==> flow/design.v <==
module ws2812b(
    input logic clk, 
    input logic rst,
    input logic serial_in, 
    input logic transmit, 
    output logic ws2812b_out, 
    output logic shift
);
    localparam IDLE = 1'b0;
    localparam TRANSMITTING = 1'b1;
    localparam T0_CYCLE_COUNT = 4'd5;
    localparam T1_CYCLE_COUNT = 4'd10;
    localparam MAX_CYCLE_COUNT = 4'd15;
    logic state;
    logic [3:0] cycle_count;
    logic bit_being_sent;
    always_ff @(posedge clk) begin
        if (rst) begin
            state <= IDLE;
            cycle_count <= 4'd0;
            bit_being_sent <= 1'b0;
        end
        else begin
        unique case (state)
            IDLE:
                if (transmit == 1'b1) begin
                    state <= TRANSMITTING;
                    cycle_count <= 4'd0;
                    bit_being_sent <= serial_in;
                end
            TRANSMITTING:
                if (transmit == 1'b0) begin
                    state <= IDLE;
                end
                else if (cycle_count == MAX_CYCLE_COUNT - 1) begin
                    cycle_count <= 4'd0;
                    bit_being_sent <= serial_in;
                end
                else begin
                    cycle_count <= cycle_count + 1;
                end
        endcase
        end
    end
    always_comb begin
        if (state == TRANSMITTING)
            if (bit_being_sent == 1'b0)
                ws2812b_out = (cycle_count < T0_CYCLE_COUNT);
            else
                ws2812b_out = (cycle_count < T1_CYCLE_COUNT);
        else
            ws2812b_out = 1'b0;
    end
    assign shift = (state == TRANSMITTING) && (cycle_count == 4'd0);
endmodule
module controller (
    input logic clk, 
    input logic rst,
    output logic load_sreg, 
    output logic transmit_pixel, 
    output logic [5:0] pixel, 
    output logic [4:0] frame
);
    localparam TRANSMIT_FRAME       = 1'b0;
    localparam IDLE                 = 1'b1;
    localparam [2:0] READ_CH_VALS   = 3'b001;
    localparam [2:0] LOAD_SREG      = 3'b010;
    localparam [2:0] TRANSMIT_PIXEL = 3'b100;
    localparam [8:0] TRANSMIT_CYCLES    = 9'd360;        
    localparam [19:0] IDLE_CYCLES       = 20'd2000;      
    logic state;
    logic next_state;
    logic [2:0] transmit_phase;
    logic [2:0] next_transmit_phase;
    logic [5:0] pixel_counter;
    logic [4:0] frame_counter;
    logic [8:0] transmit_counter;
    logic [19:0] idle_counter;
    logic transmit_pixel_done;
    logic idle_done;
    assign transmit_pixel_done = (transmit_counter == TRANSMIT_CYCLES - 1);
    assign idle_done = (idle_counter == IDLE_CYCLES - 1);
    always_ff @(posedge clk) begin
        if (rst) begin
            state <= TRANSMIT_FRAME;
            transmit_phase <= READ_CH_VALS;
        end
        else begin
            state <= next_state;
            transmit_phase <= next_transmit_phase;
        end
    end
    always_comb begin
        next_state = 1'bx;
        unique case (state)
            TRANSMIT_FRAME:
                if ((pixel_counter == 6'd63) && (transmit_pixel_done))
                    next_state = IDLE;
                else
                    next_state = TRANSMIT_FRAME;
            IDLE:
                if (idle_done)
                    next_state = TRANSMIT_FRAME;
                else
                    next_state = IDLE;
        endcase
    end
    always_comb begin
        next_transmit_phase = READ_CH_VALS;
        if (state == TRANSMIT_FRAME) begin
            case (transmit_phase)
                READ_CH_VALS:
                    next_transmit_phase = LOAD_SREG;
                LOAD_SREG:
                    next_transmit_phase = TRANSMIT_PIXEL;
                TRANSMIT_PIXEL:
                    next_transmit_phase = transmit_pixel_done ? READ_CH_VALS : TRANSMIT_PIXEL;
            endcase
        end
    end
    always_ff @(posedge clk) begin
        if (rst) begin
            pixel_counter <= 6'd0;
        end
        else if ((state == TRANSMIT_FRAME) && transmit_pixel_done) begin
            pixel_counter <= pixel_counter + 1;
        end
    end
    always_ff @(posedge clk) begin
        if (rst) begin
            frame_counter <= 5'd0;
        end
        else if (idle_done) begin
            frame_counter <= frame_counter + 1;
        end
    end
    always_ff @(posedge clk) begin
        if (rst) begin
            transmit_counter <= 9'd0;
        end
        else if (transmit_phase == TRANSMIT_PIXEL) begin
            transmit_counter <= transmit_counter + 1;
        end
        else begin
            transmit_counter <= 9'd0;
        end
    end
    always_ff @(posedge clk) begin
        if (rst) begin
            idle_counter <= 20'd0;
        end
        else if (state == IDLE) begin
            idle_counter <= idle_counter + 1;
        end
        else begin
            idle_counter <= 20'd0;
        end
    end
    assign pixel = pixel_counter;
    assign frame = frame_counter;
    assign load_sreg = (transmit_phase == LOAD_SREG);
    assign transmit_pixel = (transmit_phase == TRANSMIT_PIXEL);
endmodule
module game_of_life #(
    parameter [63:0] INIT_GRID = 64'hFFFF_FFFF_FFFF_FFFF
)(
    input  logic clk,
    input  logic rst,
    input  logic tick,          
    input  logic load,          
    input  logic load_bit,
    output logic [63:0] grid_out
);
    logic [63:0] grid;
    logic [63:0] next_grid;
    logic [63:0] north, south, east, west;
    logic [63:0] ne, nw, se, sw;
    logic [3:0] neighbors [63:0];
    integer i;
    always_comb begin
        for (i = 0; i < 64; i = i + 1) begin
            north[i] = grid[(((i / 8) + 1) % 8) * 8 + (i % 8)];
            south[i] = grid[(((i / 8) + 7) % 8) * 8 + (i % 8)];
            east[i]  = grid[(i / 8) * 8 + ((i % 8) + 1) % 8];
            west[i]  = grid[(i / 8) * 8 + ((i % 8) + 7) % 8];
            ne[i]    = grid[(((i / 8) + 1) % 8) * 8 + ((i % 8) + 1) % 8];
            nw[i]    = grid[(((i / 8) + 1) % 8) * 8 + ((i % 8) + 7) % 8];
            se[i]    = grid[(((i / 8) + 7) % 8) * 8 + ((i % 8) + 1) % 8];
            sw[i]    = grid[(((i / 8) + 7) % 8) * 8 + ((i % 8) + 7) % 8];
        end
        for (i = 0; i < 64; i = i + 1) begin
            neighbors[i] = north[i] + south[i] + east[i] + west[i] +
                           ne[i] + nw[i] + se[i] + sw[i];
        end
        for (i = 0; i < 64; i = i + 1) begin
            if (grid[i])
                next_grid[i] = (neighbors[i] == 2 || neighbors[i] == 3);
            else
                next_grid[i] = (neighbors[i] == 3);
        end
    end
    always_ff @(posedge clk) begin
        if (rst)
            grid <= INIT_GRID;
        else if (load)
            grid <= {load_bit, grid[63:1]};
        else if (tick)
            grid <= next_grid;
    end
    assign grid_out = grid;
endmodule
module top (
    input  logic clk,
    input  logic rst,
    input  logic load,
    input  logic [2:0] load_rgb,
    output logic _48b
);
    logic [5:0] pixel;
    logic load_sreg, transmit_pixel, shift;
    logic ws_out;
    logic [7:0] red_data, green_data, blue_data;
    logic [23:0] shift_reg;
    logic [23:0] div_counter;
    logic tick;
    always_ff @(posedge clk) begin
        if (rst) begin
            div_counter <= 0;
            tick <= 1'b0;
        end else if (div_counter == 24'd29_999) begin  
            div_counter <= 0;
            tick <= 1'b1;
        end else begin
            div_counter <= div_counter + 1;
            tick <= 1'b0;
        end
    end
    logic [63:0] red_grid, green_grid, blue_grid;
    localparam [63:0] RED_INIT   = 64'b11100000_00000000_00000000_00000000_00000000_00000000_00000000_00000000;  
    localparam [63:0] GREEN_INIT = 64'b00000000_00011100_00000000_00000000_00000000_00000000_00000000_00000000;  
    localparam [63:0] BLUE_INIT  = 64'b00000000_00000000_00000111_00000000_00000000_00000000_00000000_00000000;  
    game_of_life #(.INIT_GRID(RED_INIT))   u_red_gol   (.clk(clk), .rst(rst), .tick(tick), .load(load), .load_bit(load_rgb[2]), .grid_out(red_grid));
    game_of_life #(.INIT_GRID(GREEN_INIT)) u_green_gol (.clk(clk), .rst(rst), .tick(tick), .load(load), .load_bit(load_rgb[1]), .grid_out(green_grid));
    game_of_life #(.INIT_GRID(BLUE_INIT))  u_blue_gol  (.clk(clk), .rst(rst), .tick(tick), .load(load), .load_bit(load_rgb[0]), .grid_out(blue_grid));
    always_comb begin
        red_data   = {8{red_grid[pixel]}};
        green_data = {8{green_grid[pixel]}};
        blue_data  = {8{blue_grid[pixel]}};
    end
    controller u_ctrl (
        .clk(clk),
        .rst(rst),
        .load_sreg(load_sreg),
        .transmit_pixel(transmit_pixel),
        .pixel(pixel),
        .frame()
    );
    ws2812b u_ws (
        .clk(clk),
        .rst(rst),
        .serial_in(shift_reg[23]),
        .transmit(transmit_pixel),
        .ws2812b_out(ws_out),
        .shift(shift)
    );
    always_ff @(posedge clk) begin
        if (load_sreg)
            shift_reg <= {green_data, red_data, blue_data};  
        else if (shift)
            shift_reg <= {shift_reg[22:0], 1'b0};
    end
    assign _48b = ws_out;
endmodule
Lab notebook: top

Reports on top

Each step is given for the RTL above and for the edited RTL.
Lines under "original" count in the file above, lines under "edited" in the edited file.
"difference" is "edited" less "original", of the values as shown.
Operators carry their Yosys type and port widths (W data, S select, Z words).
Library cell names are shortened.
The mark -- stands for no value.

Design top: top
Clock port: clk
Standard-cell library: sky130hd
Library corner: tt_025C_1v80

Edit of the RTL

Unified diff, file above to edited file.
The edit is scripted: it alters the design's behaviour and was not made to optimise anything.

```diff
@@ -241,5 +241,9 @@
     localparam [63:0] BLUE_INIT  = 64'b00000000_00000000_00000111_00000000_00000000_00000000_00000000_00000000;  
     game_of_life #(.INIT_GRID(RED_INIT))   u_red_gol   (.clk(clk), .rst(rst), .tick(tick), .load(load), .load_bit(load_rgb[2]), .grid_out(red_grid));
-    game_of_life #(.INIT_GRID(GREEN_INIT)) u_green_gol (.clk(clk), .rst(rst), .tick(tick), .load(load), .load_bit(load_rgb[1]), .grid_out(green_grid));
+    wire [63:0] green_grid_p, green_grid_n;
+    game_of_life #(.INIT_GRID(GREEN_INIT)) u_green_gol (.clk(clk), .rst(rst), .tick(tick), .load(load), .load_bit(load_rgb[1]), .grid_out(green_grid_p));
+    game_of_life #(.INIT_GRID(GREEN_INIT)) u_green_gol_alt (.clk(clk), .rst(rst), .tick(~tick),
+        .load(load), .load_bit(load_rgb[1]), .grid_out(green_grid_n));
+    assign green_grid = green_grid_p ^ green_grid_n;
     game_of_life #(.INIT_GRID(BLUE_INIT))  u_blue_gol  (.clk(clk), .rst(rst), .tick(tick), .load(load), .load_bit(load_rgb[0]), .grid_out(blue_grid));
     always_comb begin
```

Elaborated design

Yosys after proc, flatten, opt, wreduce and memory -nomap, before mapping. Print and check cells are not counted. Equal cells are merged and count once.

Operators by class:

| item                             | original | edited | difference |
| add/subtract/negate cells        | 1349     | 1797   | +448 |
| magnitude comparators            | 2        | 2      | 0 |
| mux-type cells                   | 217      | 283    | +66 |
| eq/ne operators                  | 395      | 524    | +129 |
| bitwise gates (word level)       | 3        | 4      | +1 |
| reductions and logical operators | 204      | 268    | +64 |
| multiply operators               | 0        | 0      | 0 |
| shifts and indexed selects       | 3        | 3      | 0 |
| div/mod/pow operators            | 0        | 0      | 0 |

Operators with widths:

| kind                 | original | edited | difference |
| $add A4 B1 Y4        | 1152     | 1536   | +384 |
| $eq A4 B2 Y1 const B | 384      | 512    | +128 |
| $mux W1              | 201      | 265    | +64 |
| $add A1 B1 Y2        | 192      | 256    | +64 |
| $logic_or A1 B1 Y1   | 192      | 256    | +64 |
| $mux W64             | 6        | 8      | +2 |
| $ne A2 B1 Y1 const B | 0        | 1      | +1 |
| $xor A64 B64 Y64     | 0        | 1      | +1 |

Unchanged operator kinds not shown: 30.

Storage and ports:

| item                            | original | edited | difference |
| word-level cells                | 2187     | 2896   | +709 |
| bits in latches                 | 0        | 0      | 0 |
| memory cells                    | 0        | 0      | 0 |
| register bits after elaboration | 286      | 350    | +64 |
| output and inout port bits      | 1        | 1      | 0 |
| RAM bits                        | 0        | 0      | 0 |
| clocked read ports x word width | 0        | 0      | 0 |
| memory bits (read-only)         | 0        | 0      | 0 |

Longest topological paths

Depth = most cells in a row (Yosys ltp): at word level without a register or memory, in the mapped netlist without a sequential cell, where the memories' decode and read muxes count.

Depth:

| item                          | original | edited | difference |
| depth after elaboration       | 12       | 12     | 0 |
| ABC_AREA                      | 0        | 0      | -- |
| gate-level depth with buffers | 13       | 13     | 0 |
| depth with buffers taken out  | 13       | 13     | 0 |

Netlist

Source: synth_stat.txt of the flow (Yosys; design flattened, memories mapped). It holds for the ABC_AREA given above (unset counts as 0); a run with the other value may have another netlist.

Mapped netlist:

| item                             | original | edited  | difference |
| flip-flops                       | 286      | 350     | +64 |
| sequential area (um^2)           | 5965.7   | 7247.0  | +1281.3 |
| buffers                          | 143      | 171     | +28 |
| cell area after synthesis (um^2) | 46022.9  | 59804.9 | +13782.0 |
| standard cells after synthesis   | 5122     | 6807    | +1685 |

Cell types:

| cell type | original | edited | difference |
| inv_1     | 1356     | 1902   | +546 |
| a21oi_1   | 230      | 497    | +267 |
| fa_1      | 768      | 1024   | +256 |
| ha_1      | 580      | 772    | +192 |
| nand2_1   | 142      | 243    | +101 |
| a2111oi_0 | 9        | 108    | +99 |
| nor2_1    | 586      | 661    | +75 |
| nand3_1   | 25       | 95     | +70 |
| nand2b_1  | 5        | 75     | +70 |
| o21ai_0   | 201      | 270    | +69 |
| mux2i_1   | 76       | 8      | -68 |
| dfxtp_1   | 262      | 326    | +64 |
| a211oi_1  | 64       | 1      | -63 |
| nor2b_1   | 137      | 91     | -46 |
| xor2_1    | 27       | 71     | +44 |
| a31oi_1   | 113      | 86     | -27 |
| clkbuf_1  | 114      | 138    | +24 |
| xnor2_1   | 20       | 43     | +23 |

Unchanged cell types not shown: 7.
Not every row of either side is listed.
The figures by module come from a second, unflattened synthesis with its own total; it is not the netlist above.

Unflattened totals:

| item                                | original | edited  | difference |
| cells (unflattened synthesis)       | 4743     | 6169    | +1426 |
| area (unflattened synthesis) (um^2) | 46935.0  | 60952.2 | +14017.2 |

Rows give one instance, submodules left out.

By module, original:

| module       | instances | cells | area (um^2) |
| game_of_life | 1         | 1379  | 13618.1 |
| game_of_life | 1         | 1379  | 13604.3 |
| game_of_life | 1         | 1379  | 13604.3 |
| top          | 1         | 345   | 3834.9 |
| controller   | 1         | 219   | 1931.9 |
| ws2812b      | 1         | 42    | 341.6 |

By module, edited:

| module       | instances | cells | area (um^2) |
| game_of_life | 2         | 1379  | 13604.3 |
| game_of_life | 1         | 1379  | 13618.1 |
| game_of_life | 1         | 1379  | 13604.3 |
| top          | 1         | 392   | 4247.8 |
| controller   | 1         | 219   | 1931.9 |
| ws2812b      | 1         | 42    | 341.6 |

Path before layout

Source: OpenSTA report_checks on the synthesized netlist (no wires, ideal clock, input and output delay 20% of the period each), path of least setup slack; recovery checks are left aside. Register names are those of the netlist, which keeps one name where synthesis merged equal registers.

Path after synthesis:

| item                          | original                    | edited                            | difference |
| path type                     | reg2reg                     | reg2reg                           | -- |
| start point                   | register u_red_gol.grid[7]  | register u_green_gol_alt.grid[7]  | -- |
| end point                     | register u_red_gol.grid[63] | register u_green_gol_alt.grid[63] | -- |
| driving pins on the path      | 13                          | 14                                | +1 |
| library setup time (ps)       | 60                          | 65                                | +5 |
| setup slack (ps)              | 6792                        | 6700                              | -92 |
| arrival time (ps)             | 3149                        | 3235                              | +86 |
| time at the first pin (ps)    | 0                           | 0                                 | 0 |
| path buffers                  | 0                           | 0                                 | 0 |
| path delay (ps)               | 3209                        | 3300                              | +91 |
| period (ps)                   | 10000                       | 10000                             | 0 |
| synthesis period reached (ps) | 3208                        | 3300                              | +92 |

"path delay" is the arrival time less input delay plus setup time.
"driving pins on the path": output pins that drive a net of the path, with the launching flip-flop's if there is one; two outputs of one cell count as two.
"synthesis period reached" = period - worst setup slack (recovery checks aside). The figure is calculated, with input and output delays left at 20% of the set period.
Between the ends stands the longest chain of elaborated cells between them, by number of cells; it is not shown to be the way that was timed. Of several equally long chains one is given.
A line is the first line of the expression or statement that the cell stems from. Yosys adds cells for indexed reads and writes and turns some case tables into memories.
At most two assigning lines are given for a register; there are more.

Between the ends, after synthesis, original:
Cells stage by stage: dfxtp_1 > ha_1 > inv_1 > fa_1 > fa_1 > inv_1 > fa_1 > inv_1 > fa_1 > a2111oi_0 > a21oi_1 > o21ai_0 > a221o_1
Cells in the longest elaborated chain: 12

RTL lines, path after synthesis, original:

| item               | line | source |
| start: declaration | 174  | `logic [63:0] grid;` |
| start: assignment  | 206  | `grid <= {load_bit, grid[63:1]};` |
| start: assignment  | 208  | `grid <= next_grid;` |
| $add A1 B1 Y2      | 192  | `neighbors[i] = north[i] + south[i] + east[i] + west[i] +` |
| $add A4 B1 Y4 x6   | 192  |  |
| $eq A4 B2 Y1       | 197  | `next_grid[i] = (neighbors[i] == 2 \|\| neighbors[i] == 3);` |
| $logic_or A1 B1 Y1 | 197  |  |
| $mux W1            | 196  | `if (grid[i])` |
| $mux W64           | 207  | `else if (tick)` |
| $mux W64           | 205  | `else if (load)` |
| end: assignment    | 206  |  |
| end: assignment    | 208  |  |
| end: declaration   | 174  |  |

Between the ends, after synthesis, edited:
Cells stage by stage: dfxtp_1 > ha_1 > inv_1 > fa_1 > fa_1 > inv_1 > fa_1 > inv_1 > fa_1 > a2111oi_0 > a21oi_1 > nor3_1 > a221oi_1 > nor2_1
Cells in the longest elaborated chain: 12

RTL lines, path after synthesis, edited:

| item               | line | source |
| start: declaration | 174  | `logic [63:0] grid;` |
| start: assignment  | 206  | `grid <= {load_bit, grid[63:1]};` |
| start: assignment  | 208  | `grid <= next_grid;` |
| $add A1 B1 Y2      | 192  | `neighbors[i] = north[i] + south[i] + east[i] + west[i] +` |
| $add A4 B1 Y4 x6   | 192  |  |
| $eq A4 B2 Y1       | 197  | `next_grid[i] = (neighbors[i] == 2 \|\| neighbors[i] == 3);` |
| $logic_or A1 B1 Y1 | 197  |  |
| $mux W1            | 196  | `if (grid[i])` |
| $mux W64           | 207  | `else if (tick)` |
| $mux W64           | 205  | `else if (load)` |
| end: assignment    | 206  |  |
| end: assignment    | 208  |  |
| end: declaration   | 174  |  |

Path in the finished layout

From the final timing report of the runs of pair A: the path of least setup slack in the routed layout; clock arrival at registers is part of the times.
The report prints the path's times to 10 ps; the period is as set.

Path post-layout:

| item                       | original                     | edited                        | difference |
| path type                  | reg2reg                      | reg2reg                       | -- |
| start point                | register u_blue_gol.grid[16] | register u_green_gol.grid[17] | -- |
| end point                  | register u_blue_gol.grid[25] | register u_green_gol.grid[25] | -- |
| setup slack (ps)           | 550                          | 410                           | -140 |
| library setup time (ps)    | 130                          | 60                            | -70 |
| path buffers               | 0                            | 1                             | +1 |
| time at the first pin (ps) | 630                          | 660                           | +30 |
| arrival time (ps)          | 4000                         | 4280                          | +280 |
| driving pins on the path   | 13                           | 15                            | +2 |
| period (ps)                | 4080                         | 4080                          | 0 |

Between the ends stands the longest chain of elaborated cells between them, by number of cells; it is not shown to be the way that was timed. Of several equally long chains one is given.
At most two assigning lines are given for a register; there are more.

Between the ends, post-layout, original:
Cells stage by stage: dfxtp_1 > inv_1 > fa_1 > fa_1 > inv_1 > fa_1 > inv_1 > fa_1 > nor2b_1 > a31oi_1 > o21ai_0 > a22oi_1 > nor2_1
Cells in the longest elaborated chain: 6

RTL lines, path post-layout, original:

| item               | line | source |
| start: declaration | 174  | `logic [63:0] grid;` |
| start: assignment  | 206  | `grid <= {load_bit, grid[63:1]};` |
| start: assignment  | 208  | `grid <= next_grid;` |
| $add A4 B1 Y4      | 192  | `neighbors[i] = north[i] + south[i] + east[i] + west[i] +` |
| $eq A4 B2 Y1       | 197  | `next_grid[i] = (neighbors[i] == 2 \|\| neighbors[i] == 3);` |
| $logic_or A1 B1 Y1 | 197  |  |
| $mux W1            | 196  | `if (grid[i])` |
| $mux W64           | 207  | `else if (tick)` |
| $mux W64           | 205  | `else if (load)` |
| end: assignment    | 206  |  |
| end: assignment    | 208  |  |
| end: declaration   | 174  |  |

Between the ends, post-layout, edited:
Cells stage by stage: dfxtp_1 > buf_4 > ha_1 > inv_1 > fa_1 > fa_1 > inv_1 > fa_1 > inv_1 > fa_1 > a2111oi_0 > a21oi_1 > o21ai_0 > a22oi_1 > nor2_1
Cells in the longest elaborated chain: 12

RTL lines, path post-layout, edited:

| item               | line | source |
| start: declaration | 174  | `logic [63:0] grid;` |
| start: assignment  | 206  | `grid <= {load_bit, grid[63:1]};` |
| start: assignment  | 208  | `grid <= next_grid;` |
| $add A1 B1 Y2      | 192  | `neighbors[i] = north[i] + south[i] + east[i] + west[i] +` |
| $add A4 B1 Y4 x6   | 192  |  |
| $eq A4 B2 Y1       | 197  | `next_grid[i] = (neighbors[i] == 2 \|\| neighbors[i] == 3);` |
| $logic_or A1 B1 Y1 | 197  |  |
| $mux W1            | 196  | `if (grid[i])` |
| $mux W64           | 207  | `else if (tick)` |
| $mux W64           | 205  | `else if (load)` |
| end: assignment    | 206  |  |
| end: assignment    | 208  |  |
| end: declaration   | 174  |  |

Layout results

Runs of the flow (Yosys, OpenROAD) on both versions; the two runs of a pair have the same settings. The constraints put input and output delay at 20% of the set period each and load the outputs with 0.01 pF.

Flow settings, pair A:
CORE_UTILIZATION: 45
period_ns: 4.08
CAP_MARGIN: 20
CORE_MARGIN: 2
SLEW_MARGIN: 20

Results, pair A:

| item                                      | original | edited   | difference |
| worst hold slack after layout (ps)        | 433      | 423      | -10 |
| period reached (ps)                       | 3526     | 3672     | +146 |
| mapped cell area after synthesis (um^2)   | 46022.9  | 59804.9  | +13782.0 |
| total negative slack on setup checks (ps) | 0        | 0        | 0 |
| utilization in the final report (%)       | 49.0     | 49.5     | +0.5 |
| standard-cell area after routing (um^2)   | 49791.5  | 65115.0  | +15323.5 |
| power consumption (mW)                    | 7.679    | 11.694   | +4.015 |
| full die area (um^2)                      | 104846.0 | 135833.0 | +30987.0 |
| worst setup slack after layout (ps)       | 554      | 408      | -146 |

Flow settings, pair B:
ABC_AREA: 1
CELL_PAD_IN_SITES_DETAIL_PLACEMENT: 0
CELL_PAD_IN_SITES_GLOBAL_PLACEMENT: 0
CORE_MARGIN: 5
CORE_UTILIZATION: 66
CTS_CLUSTER_DIAMETER: 31
CTS_CLUSTER_SIZE: 57
MAX_ROUTING_LAYER: met5
MIN_ROUTING_LAYER: met1
period_ns: 4.44
CAP_MARGIN: 20
SLEW_MARGIN: 20

Results, pair B:

| item                                      | original | edited  | difference |
| worst hold slack after layout (ps)        | 407      | 413     | +6 |
| period reached (ps)                       | 3577     | 3842    | +265 |
| mapped cell area after synthesis (um^2)   | 46588.4  | 59947.5 | +13359.1 |
| total negative slack on setup checks (ps) | 0        | 0       | 0 |
| utilization in the final report (%)       | 72.9     | 73.5    | +0.6 |
| standard-cell area after routing (um^2)   | 51032.7  | 66231.0 | +15198.3 |
| full die area (um^2)                      | 76002.2  | 96957.5 | +20955.3 |
| worst setup slack after layout (ps)       | 863      | 598     | -265 |

"period reached": clock period set for the run, less the worst setup slack. It is reckoned from that one timing run; input and output delays stay at 20% of the period that was set.
"power consumption" rests on the timing tool's default activity at the inputs, not on a simulated workload.
